==> flow/design.v <==
module walker( 
   va_rdy_o, pa_o, pa_vld_o, pa_fault_o, pw_c_va_o, pw_c_vld_o,
   l1_va_o, l1_cancel_o, l1_va_vld_o, ch_va_o, ch_va_vld_o, stall_o,
   clk_i, resetn_i, va_i, va_vld_i, pw_c_pa_i, l1_pa_i, l1_pa_vld_i,
   ch_fault_i, stall_i
   );
   input logic clk_i;   
   input logic resetn_i;
   input logic [31:0] va_i;
   input logic        va_vld_i;
   output logic       va_rdy_o;
   output logic[27:0] pa_o;
   output logic       pa_vld_o;
   output logic       pa_fault_o;
   output logic [31:0] pw_c_va_o;
   output logic        pw_c_vld_o;
   input logic [15:0]  pw_c_pa_i;
   output logic[27:0] l1_va_o;
   output logic       l1_cancel_o;
   output logic       l1_va_vld_o;
   input logic [31:0] l1_pa_i;
   input logic        l1_pa_vld_i;
   output logic[27:0] ch_va_o;
   output logic       ch_va_vld_o;
   input logic        ch_fault_i;
   output logic       stall_o;
   input logic        stall_i;
   logic [31:0] va_reg;
   logic [3:0]  pw00_03_va_vld_reg;
   logic        ld05_va_vld_reg;
   logic        cancel_fault_reg;
   logic [27:0] ld_va_reg;
   logic        va_rdy_reg;
   assign pw_c_va_o = va_reg;
   assign pw_c_vld_o = pw00_03_va_vld_reg[0];
   always_ff@(posedge clk_i)
   begin
      if (!resetn_i)
      begin
	 va_reg <= 32'h0;
	 pw00_03_va_vld_reg <= 4'h0;
	 ld_va_reg <= 28'h0;
      end
      else
      begin
	 if (!stall_o && !stall_i)
	 begin
	    if (va_vld_i && va_rdy_o) 
	    begin
	       va_reg <= va_i;
	    end
	    pw00_03_va_vld_reg[3:0] <= {pw00_03_va_vld_reg[2:0], va_vld_i && va_rdy_o};
	    ld_va_reg <= {pw_c_pa_i, va_reg[11:0]};	    
	 end
      end
   end
   assign va_rdy_o = va_rdy_reg || (pw00_03_va_vld_reg[3] && !stall_o && !stall_i);
   always @(posedge clk_i)
   begin
      if (!resetn_i)		 
	va_rdy_reg <= 1'b1;
      else
	begin	    
	   if (va_vld_i && (va_rdy_reg || va_rdy_o)) 
	     va_rdy_reg <= 1'b0;
	   else if (!va_rdy_reg && va_rdy_o)
	     va_rdy_reg <= 1'b1;
	end
   end
   assign l1_va_o     = ld_va_reg;
   assign l1_va_vld_o = pw00_03_va_vld_reg[2] && !stall_i;
   assign ch_va_o = ld_va_reg;
   assign ch_va_vld_o = pw00_03_va_vld_reg[2] && !stall_i;
   assign l1_cancel_o = ch_fault_i && !cancel_fault_reg && pw00_03_va_vld_reg[3];
   always@(posedge clk_i)
   begin
      if (!resetn_i)
      begin
	 cancel_fault_reg <= 1'b0;	 
	 ld05_va_vld_reg <= 1'b0;
      end
      else
      begin
	 if (!stall_o && !stall_i) 
	 begin	 
	    ld05_va_vld_reg <= pw00_03_va_vld_reg[3];
	 end
	 if (pw00_03_va_vld_reg[3])
	   cancel_fault_reg <= l1_cancel_o;
	 else if (cancel_fault_reg && l1_pa_vld_i && !stall_i)
	   cancel_fault_reg <= 1'b0;
      end
   end
   assign stall_o = !ch_fault_i && !l1_pa_vld_i && pw00_03_va_vld_reg[3]; 
   assign pa_o = {va_reg[31:16],l1_pa_i[11:0]};
   assign pa_vld_o = (l1_pa_vld_i || cancel_fault_reg) && pw00_03_va_vld_reg[3];
   assign pa_fault_o = cancel_fault_reg;
endmodule
module PWU 
( 
   va_rdy_o, pa_o, pa_vld_o, pa_fault_o, pw_c_va_o, pw_c_vld_o,
   l1_va_o, l1_cancel_o, l1_va_vld_o, ch_va_o, ch_va_vld_o,
   clk_i, resetn_i, va_i, va_vld_i, pa_rdy_i, pw_c_pa_i, l1_pa_i,
   l1_pa_vld_i, ch_fault_i
   );
   input logic clk_i;   
   input logic resetn_i;
   input logic [31:0] va_i;
   input logic        va_vld_i;
   output logic       va_rdy_o;
   output logic[27:0] pa_o;
   output logic       pa_vld_o;
   output logic       pa_fault_o;
   input logic        pa_rdy_i;
   output logic [31:0] pw_c_va_o;
   output logic        pw_c_vld_o;
   input logic [15:0]  pw_c_pa_i;
   output logic[27:0] l1_va_o;
   output logic       l1_cancel_o;
   output logic       l1_va_vld_o;
   input logic [31:0] l1_pa_i;
   input logic        l1_pa_vld_i;
   output logic[27:0] ch_va_o;
   output logic       ch_va_vld_o;
   input logic        ch_fault_i;
   logic [1:0]      walk_sel_reg;
   logic [3:0][1:0] walk_sel_pw00_03_reg;
   logic walkers_ready_s;
   logic walkers_stall_s;
   logic [3:0]       va_rdy_s;
   logic [3:0][27:0] pa_s;
   logic [3:0]       pa_vld_s;
   logic [3:0]       pa_fault_s;
   logic [3:0][31:0] pw_c_va_s;
   logic [3:0]       pw_c_vld_s;
   logic [3:0][27:0] l1_va_s;
   logic [3:0]       l1_cancel_s;
   logic [3:0]       l1_va_vld_s;
   logic [3:0][27:0] ch_va_s;
   logic [3:0]       ch_va_vld_s;
   logic [3:0]       stall_s;
   logic [3:0]       va_vld_s;
   always_ff@(posedge clk_i)
   begin
      if (!resetn_i)
      begin
	walk_sel_reg <= 2'h0;
	 for (int i=0; i<4;i++)
	   walk_sel_pw00_03_reg[i] <= 2'h0;
      end
      else
      begin
	 if (walkers_ready_s && va_vld_i && !walkers_stall_s)
	 begin
	    walk_sel_reg <= walk_sel_reg + 1; 
	 end
	 if (!walkers_stall_s)
	 begin
	    walk_sel_pw00_03_reg <= {walk_sel_pw00_03_reg[2:0], walk_sel_reg}; 
	 end
      end      
   end
   assign walkers_ready_s = va_rdy_s != 0;
   assign va_rdy_o = walkers_ready_s;
   always_comb
   begin
      va_vld_s = 4'h1;
      for (int i=0; i<4; i++)
	if (walk_sel_reg == i[1:0])
	begin
	   va_vld_s[i] = 1'b1;
	end
   end
   assign pw_c_vld_o = pw_c_vld_s[walk_sel_pw00_03_reg[0]];
   assign pw_c_va_o  = pw_c_va_s[walk_sel_pw00_03_reg[0]];
   assign l1_va_o     = l1_va_s[walk_sel_pw00_03_reg[2]];
   assign l1_va_vld_o = l1_va_vld_s[walk_sel_pw00_03_reg[2]];
   assign ch_va_o = ch_va_s[walk_sel_pw00_03_reg[2]];
   assign ch_va_vld_o = ch_va_vld_s[walk_sel_pw00_03_reg[2]];
   assign l1_cancel_o = l1_cancel_s[walk_sel_pw00_03_reg[3]];
   assign walkers_stall_s = stall_s != 0 || (pa_vld_o && !pa_rdy_i);
   generate
      for (genvar i=0; i<4; i++)
      begin
	 walker walker_inst( 
			    .va_rdy_o		(va_rdy_s[i]),	  
			    .pa_o		(pa_s[i]),	  
			    .pa_vld_o		(pa_vld_s[i]),	  
			    .pa_fault_o		(pa_fault_s[i]),  
			    .pw_c_va_o		(pw_c_va_s[i]),	  
			    .pw_c_vld_o		(pw_c_vld_s[i]),  
			    .l1_va_o		(l1_va_s[i]),	  
			    .l1_cancel_o	(l1_cancel_s[i]),  
			    .l1_va_vld_o	(l1_va_vld_s[i]),  
			    .ch_va_o		(ch_va_s[i]),	  
			    .ch_va_vld_o	(ch_va_vld_s[i]),  
			    .stall_o		(stall_s[i]),	  
			    .clk_i		(clk_i),
			    .resetn_i		(resetn_i),
			    .va_i		(va_i[31:0]),
			    .va_vld_i		(va_vld_s[i]),	  
			    .pw_c_pa_i		(pw_c_pa_i[15:0]),
			    .l1_pa_i		(l1_pa_i[31:0]),
			    .l1_pa_vld_i	(l1_pa_vld_i),
			    .ch_fault_i		(ch_fault_i),
			    .stall_i		(walkers_stall_s));  
      end
   endgenerate
   always_ff@(posedge clk_i)
   begin
      if (!resetn_i)
      begin
	 pa_o       <= 28'h0;
	 pa_vld_o   <= 1'b0;
	 pa_fault_o <= 1'b0;
      end
      else
      begin
	 if (pa_rdy_i || (!pa_rdy_i && !pa_vld_o))
	 begin
	    pa_o       <= pa_s[walk_sel_pw00_03_reg[3]];
	    pa_vld_o   <= pa_vld_s[walk_sel_pw00_03_reg[3]];
	    pa_fault_o <= pa_fault_s[walk_sel_pw00_03_reg[3]] || l1_pa_i[31:12] != 0; 
	 end
      end
   end
endmodule
# Step by step through the tools: PWU
# The steps from the RTL of PWU to its reports follow in flow order.
# Line numbers count from 1 in the design file above.
# Cell names lack the library's common part.
# A cell with -- has no value.
# design
top_module	PWU
clk_port	clk_i
library	sky130hd
pvt_corner	tt_025C_1v80

# Elaborated design
# Counts by Yosys on the flattened word-level netlist (proc, flatten, opt, wreduce; memories kept). Register bits leave out memories and registers merged into their read ports (data or address). Print and check cells are left out. Cells with the same type and inputs are merged into one.
# word_totals
latchBits	0
out_inout_bits	123
clocked_rd_ports_x_width	0
input_bits	86
mem_bits_rw	0
word_cells	160
regBits	304
romBits	0
n_memories	0
# classes
addsub	1
equal	3
shifts	8
n_logic	0
reduce_logical	102
cmp	0
muxes	19
mul	2
n_div	0
# op_table
cell	n
indexed select 112 x 8 -> 28 bit	2
indexed select 128 x 8 -> 32 bit	1
logical AND 1 bit	55
multiplier 2 x 3 -> 5 bit with constant B	2
nonzero test 20 bit	1
indexed select 4 x 2 -> 1 bit	5
two-way mux 1 bit	19
logical NOT 1 bit	17
nonzero test 2 bit	8
logical OR 1 bit	15
AND reduction 2 bit	4
nonzero test 4 bit	2
== test 2 bit with constant B	2
adder 2 x 1 -> 2 bit with constant B	1
== test 2 x 1 -> 1 bit with constant B	1

# Logic depth
# Depth = most cells in a row (Yosys ltp): at word level without a register or memory, in the mapped netlist without a sequential cell, where the memories' decode and read muxes count.
# logic_depth
depth_word	11
ABC_AREA	0
mapped_depth	9
ltp_nobuf	4

# Mapped cells and area
# Source: synth_stat.txt of the flow (Yosys; design flattened, memories mapped). It holds for the ABC_AREA given above (unset counts as 0); a run with the other value may have another netlist.
# types
type	n	type_area_um2
dfxtp_1	304	6.09E+03
mux4_2	80	1.8E+03
nand2_1	441	1.66E+03
mux2i_1	129	1.29E+03
a21oi_1	169	845.811
buf_4	45	337.824
clkbuf_1	53	198.941
buf_2	30	150.144
o21ai_0	8	40.038
ha_1	3	37.536
nor4_1	6	37.536
o21a_1	5	37.536
buf_6	3	33.782
and2_1	5	31.28
nor3b_1	4	30.029
nor2_1	7	26.275
a31oi_1	4	25.024
nor4_4	1	21.27
# Not listed: further types 16, cells in them 22.
# mapped
n_buf	133
cell_count	1319
seq_area_um2	6085.8
yosys_area_um2	12834.8
ffs	304
# The figures by module come from a second, unflattened synthesis with its own total; it is not the netlist above.
# unflattened
hier_cells	1685
hier_area_um2	16625.9
# Rows give one instance, submodules left out.
# by_module
module	mod_area_um2	mod_seq_area_um2	n_cells	n_inst
walker	3052.9	1321.3	335	4
PWU	4414.2	800.8	345	1

# Path before layout
# Path of least setup slack by OpenSTA after synthesis, without wires, with an ideal clock, recovery checks aside; 20% of the period is set as input and as output delay. Where synthesis merged equal registers, the netlist keeps one of their names.
# synth_path
kind	in2out
from	input l1_pa_vld_i
to	output l1_va_vld_o
input_delay_ns	0.800
path_stages	9
n_path_buf	6
t_first_pin_ns	0.800
period_ns	4.0
t_arrival_ns	2.230
setup_slack_ns	0.970
required_time_ns	3.200
path_delay_ns	1.430
output_delay_ns	0.800
period_less_setup_slack_ns	3.03
# "path_delay_ns" is the arrival time less input delay plus setup time.
# A path that ends at an output port has no setup time.
# "path_stages": output pins that drive a net of the path, with the launching flip-flop's if there is one; two outputs of one cell count as two.
# "period_less_setup_slack_ns" is the clock period less the worst setup slack; recovery checks do not enter. This is arithmetic on one report: input and output delays are still those of the set period (20% each).
# Between the ends stands the longest chain of elaborated cells between them, by number of cells; it is not shown to be the way that was timed. Of several equally long chains one is given.
# A line is the first line of the expression or statement that the cell stems from. Yosys adds cells for indexed reads and writes and turns some case tables into memories.
# synth_between
path_cell_list	buf_2 or2_1 buf_2 o21a_1 buf_2 buf_4 buf_2 and2_1 buf_4
elab_chain_len	8
cells_between	14
cone_classes	1 x shift; 13 x reduce/logical
# synth_rtl
item	line	rtl
start, declared	122	input logic        l1_pa_vld_i;
logical NOT 1 bit	94	assign stall_o = !ch_fault_i && !l1_pa_vld_i && pw00_03_va_vld_reg[3];
logical AND 1 bit (2 in a row)	94
nonzero test 4 bit	181	assign walkers_stall_s = stall_s != 0 || (pa_vld_o && !pa_rdy_i);
logical OR 1 bit	181
logical NOT 1 bit	71	assign l1_va_vld_o = pw00_03_va_vld_reg[2] && !stall_i;
logical AND 1 bit	71
indexed select 4 x 2 -> 1 bit	177	assign l1_va_vld_o = l1_va_vld_s[walk_sel_pw00_03_reg[2]];
end, declared	120	output logic       l1_va_vld_o;
# Some nets on the timed path still bear RTL names; the line given drives or declares the net.
# synth_nets
signal	line	rtl
ch_va_vld_o	179	assign ch_va_vld_o = ch_va_vld_s[walk_sel_pw00_03_reg[2]];

# Timing after layout
# Path of least setup slack in the final report of record 1 (OpenROAD, finished layout, wires in). Where an end is a register, its clock arrival counts in the times.
# layout_path
kind	reg2out
from	register walk_sel_pw00_03_reg
to	output l1_va_o[19]
t_arrival_ns	2.53
t_first_pin_ns	0.49
path_stages	4
n_path_buf	2
setup_slack_ns	0.23
period_ns	3.45
output_delay_ns	0.69
required_time_ns	2.76
# Where an end lacks its bit number, it is one bit of the signal, or one of the new flip-flops if synthesis recoded a state register.
# Between the ends stands the longest chain of elaborated cells between them, by number of cells; it is not shown to be the way that was timed. Of several equally long chains one is given.
# layout_between
path_cell_list	dfxtp_2 buf_4 mux4_2 clkdlybuf4s50_1
elab_chain_len	2
cells_between	2
cone_classes	1 x mul; 1 x shift
# layout_rtl
item	line	rtl
start, declared	127	logic [3:0][1:0] walk_sel_pw00_03_reg;
start, assigned	159	walk_sel_pw00_03_reg <= {walk_sel_pw00_03_reg[2:0], walk_sel_reg};
multiplier 2 x 3 -> 5 bit	176	assign l1_va_o     = l1_va_s[walk_sel_pw00_03_reg[2]];
indexed select 112 x 8 -> 28 bit	176
end, declared	118	output logic[27:0] l1_va_o;

Ticket comment

Record of 4 stored runs of the RTL-to-layout flow on PWU, platform sky130hd. The runs are unordered. Constraints: input delay and output delay 20% of the set period each, output load 0.01 pF.
"timing.achieved_period_ns": clock period set for the run, less the worst setup slack. It is reckoned from that one timing run; input and output delays stay at 20% of the period that was set.
"critical_path_time_ns": the worst setup path's part of the clock period (all of it between registers, 20% less for each end at a port) less its slack. A launch clock that arrives late makes it longer, a capture clock that arrives late makes it shorter.
"power_total_mw" is the tool's figure for a default switching activity; nothing was simulated.

Record 1, flow files:
==> flow/run.sh <==
#!/bin/bash
# the make line also repeats the synthesis and layout settings of config.mk as NAME=value (left out here)
make -C /OpenROAD-flow-scripts/flow DESIGN_CONFIG=/design/flow/config.mk WORK_HOME=/design/flow/orfs CLKGATE_MAP_FILE= finish
==> flow/config.mk <==
export PLATFORM = sky130hd
export DESIGN_NAME = PWU
export DESIGN_NICKNAME = PWU
export VERILOG_FILES = /design/flow/design.v
export SDC_FILE = /design/flow/constraint.sdc
export NUM_CORES = 4
export LEC_CHECK = 0
export CAP_MARGIN = 20
export CORE_MARGIN = 2
export CORE_UTILIZATION = 40
export SLEW_MARGIN = 20
==> flow/constraint.sdc <==
create_clock -name core_clock -period 3.45 [get_ports {clk_i}]
set_input_delay 0.6900 -clock core_clock [delete_from_list [all_inputs] [get_ports {clk_i}]]
set_output_delay 0.6900 -clock core_clock [all_outputs]
set_load 0.01 [all_outputs]

==> results of record 1, as CSV <==
result,value
synthArea_um2,12834.8
dieArea_um2,33536.6
final_cell_area_um2,16230.6
finish.utilization_pct,51.4
timing.setup.ws_ns,0.234
total_negative_slack_ns,0.000
holdWs_ns,0.443
power_total_mw,8.609
timing.achieved_period_ns,3.216
critical_path_time_ns,2.53
critical_path_kind,"reg2out"

Record 2, flow files:
==> flow/run.sh <==
#!/bin/bash
# the make line also repeats the synthesis and layout settings of config.mk as NAME=value (left out here)
make -C /OpenROAD-flow-scripts/flow DESIGN_CONFIG=/design/flow/config.mk WORK_HOME=/design/flow/orfs CLKGATE_MAP_FILE= finish
==> flow/config.mk <==
export PLATFORM = sky130hd
export DESIGN_NAME = PWU
export DESIGN_NICKNAME = PWU
export VERILOG_FILES = /design/flow/design.v
export SDC_FILE = /design/flow/constraint.sdc
export NUM_CORES = 4
export LEC_CHECK = 0
export ABC_AREA = 0
export CAP_MARGIN = 20
export CELL_PAD_IN_SITES_DETAIL_PLACEMENT = 2
export CELL_PAD_IN_SITES_GLOBAL_PLACEMENT = 1
export CORE_ASPECT_RATIO = 1.91
export CORE_MARGIN = 2
export CORE_UTILIZATION = 19
export GPL_TIMING_DRIVEN = 1
export HOLD_SLACK_MARGIN = 0.26
export PLACE_DENSITY_LB_ADDON = 0.11
export SETUP_SLACK_MARGIN = 0.02
export SLEW_MARGIN = 20
export TNS_END_PERCENT = 15
==> flow/constraint.sdc <==
create_clock -name core_clock -period 2.74 [get_ports {clk_i}]
set_input_delay 0.5480 -clock core_clock [delete_from_list [all_inputs] [get_ports {clk_i}]]
set_output_delay 0.5480 -clock core_clock [all_outputs]
set_load 0.01 [all_outputs]

==> results of record 2, as CSV <==
result,value
synthArea_um2,12834.8
dieArea_um2,69756.2
final_cell_area_um2,17113.9
finish.utilization_pct,25.6
timing.setup.ws_ns,0.104
total_negative_slack_ns,0.000
holdWs_ns,0.449
power_total_mw,10.626
timing.achieved_period_ns,2.636
critical_path_time_ns,2.09
critical_path_kind,"reg2out"

Record 3, flow files:
==> flow/run.sh <==
#!/bin/bash
# the make line also repeats the synthesis and layout settings of config.mk as NAME=value (left out here)
make -C /OpenROAD-flow-scripts/flow DESIGN_CONFIG=/design/flow/config.mk WORK_HOME=/design/flow/orfs CLKGATE_MAP_FILE= finish
==> flow/config.mk <==
export PLATFORM = sky130hd
export DESIGN_NAME = PWU
export DESIGN_NICKNAME = PWU
export VERILOG_FILES = /design/flow/design.v
export SDC_FILE = /design/flow/constraint.sdc
export NUM_CORES = 4
export LEC_CHECK = 0
export ABC_AREA = 1
export CAP_MARGIN = 20
export CORE_ASPECT_RATIO = 0.78
export CORE_MARGIN = 2
export CORE_UTILIZATION = 62
export GPL_TIMING_DRIVEN = 0
export PLACE_DENSITY_LB_ADDON = 0.19
export SETUP_SLACK_MARGIN = -0.38
export SLEW_MARGIN = 20
export TNS_END_PERCENT = 50
==> flow/constraint.sdc <==
create_clock -name core_clock -period 5.88 [get_ports {clk_i}]
set_input_delay 1.1760 -clock core_clock [delete_from_list [all_inputs] [get_ports {clk_i}]]
set_output_delay 1.1760 -clock core_clock [all_outputs]
set_load 0.01 [all_outputs]

==> results of record 3, as CSV <==
result,value
synthArea_um2,12957.4
dieArea_um2,22079.9
final_cell_area_um2,16334.4
finish.utilization_pct,79.9
timing.setup.ws_ns,1.077
total_negative_slack_ns,0.000
holdWs_ns,0.464
power_total_mw,6.652
timing.achieved_period_ns,4.803
critical_path_time_ns,2.45
critical_path_kind,"in2out"

Record 4, flow files:
==> flow/run.sh <==
#!/bin/bash
# the make line also repeats the synthesis and layout settings of config.mk as NAME=value (left out here)
make -C /OpenROAD-flow-scripts/flow DESIGN_CONFIG=/design/flow/config.mk WORK_HOME=/design/flow/orfs CLKGATE_MAP_FILE= finish
==> flow/config.mk <==
export PLATFORM = sky130hd
export DESIGN_NAME = PWU
export DESIGN_NICKNAME = PWU
export VERILOG_FILES = /design/flow/design.v
export SDC_FILE = /design/flow/constraint.sdc
export NUM_CORES = 4
export LEC_CHECK = 0
export ABC_AREA = 1
export CAP_MARGIN = 20
export CELL_PAD_IN_SITES_DETAIL_PLACEMENT = 2
export CELL_PAD_IN_SITES_GLOBAL_PLACEMENT = 0
export CORE_MARGIN = 3
export CORE_UTILIZATION = 28
export CTS_CLUSTER_DIAMETER = 274
export GPL_ROUTABILITY_DRIVEN = 1
export GPL_TIMING_DRIVEN = 1
export HOLD_SLACK_MARGIN = 0.24
export MIN_ROUTING_LAYER = met2
export PLACE_DENSITY_LB_ADDON = 0.25
export SLEW_MARGIN = 15
export TNS_END_PERCENT = 35
==> flow/constraint.sdc <==
create_clock -name core_clock -period 1.94 [get_ports {clk_i}]
set_input_delay 0.3880 -clock core_clock [delete_from_list [all_inputs] [get_ports {clk_i}]]
set_output_delay 0.3880 -clock core_clock [all_outputs]
set_load 0.01 [all_outputs]

==> results of record 4, as CSV <==
result,value
synthArea_um2,12957.4
dieArea_um2,48894.1
final_cell_area_um2,20004.2
finish.utilization_pct,43.9
timing.setup.ws_ns,-0.536
total_negative_slack_ns,-37.238
holdWs_ns,0.420
power_total_mw,25.601
timing.achieved_period_ns,2.476
critical_path_time_ns,2.48
critical_path_kind,"reg2reg"
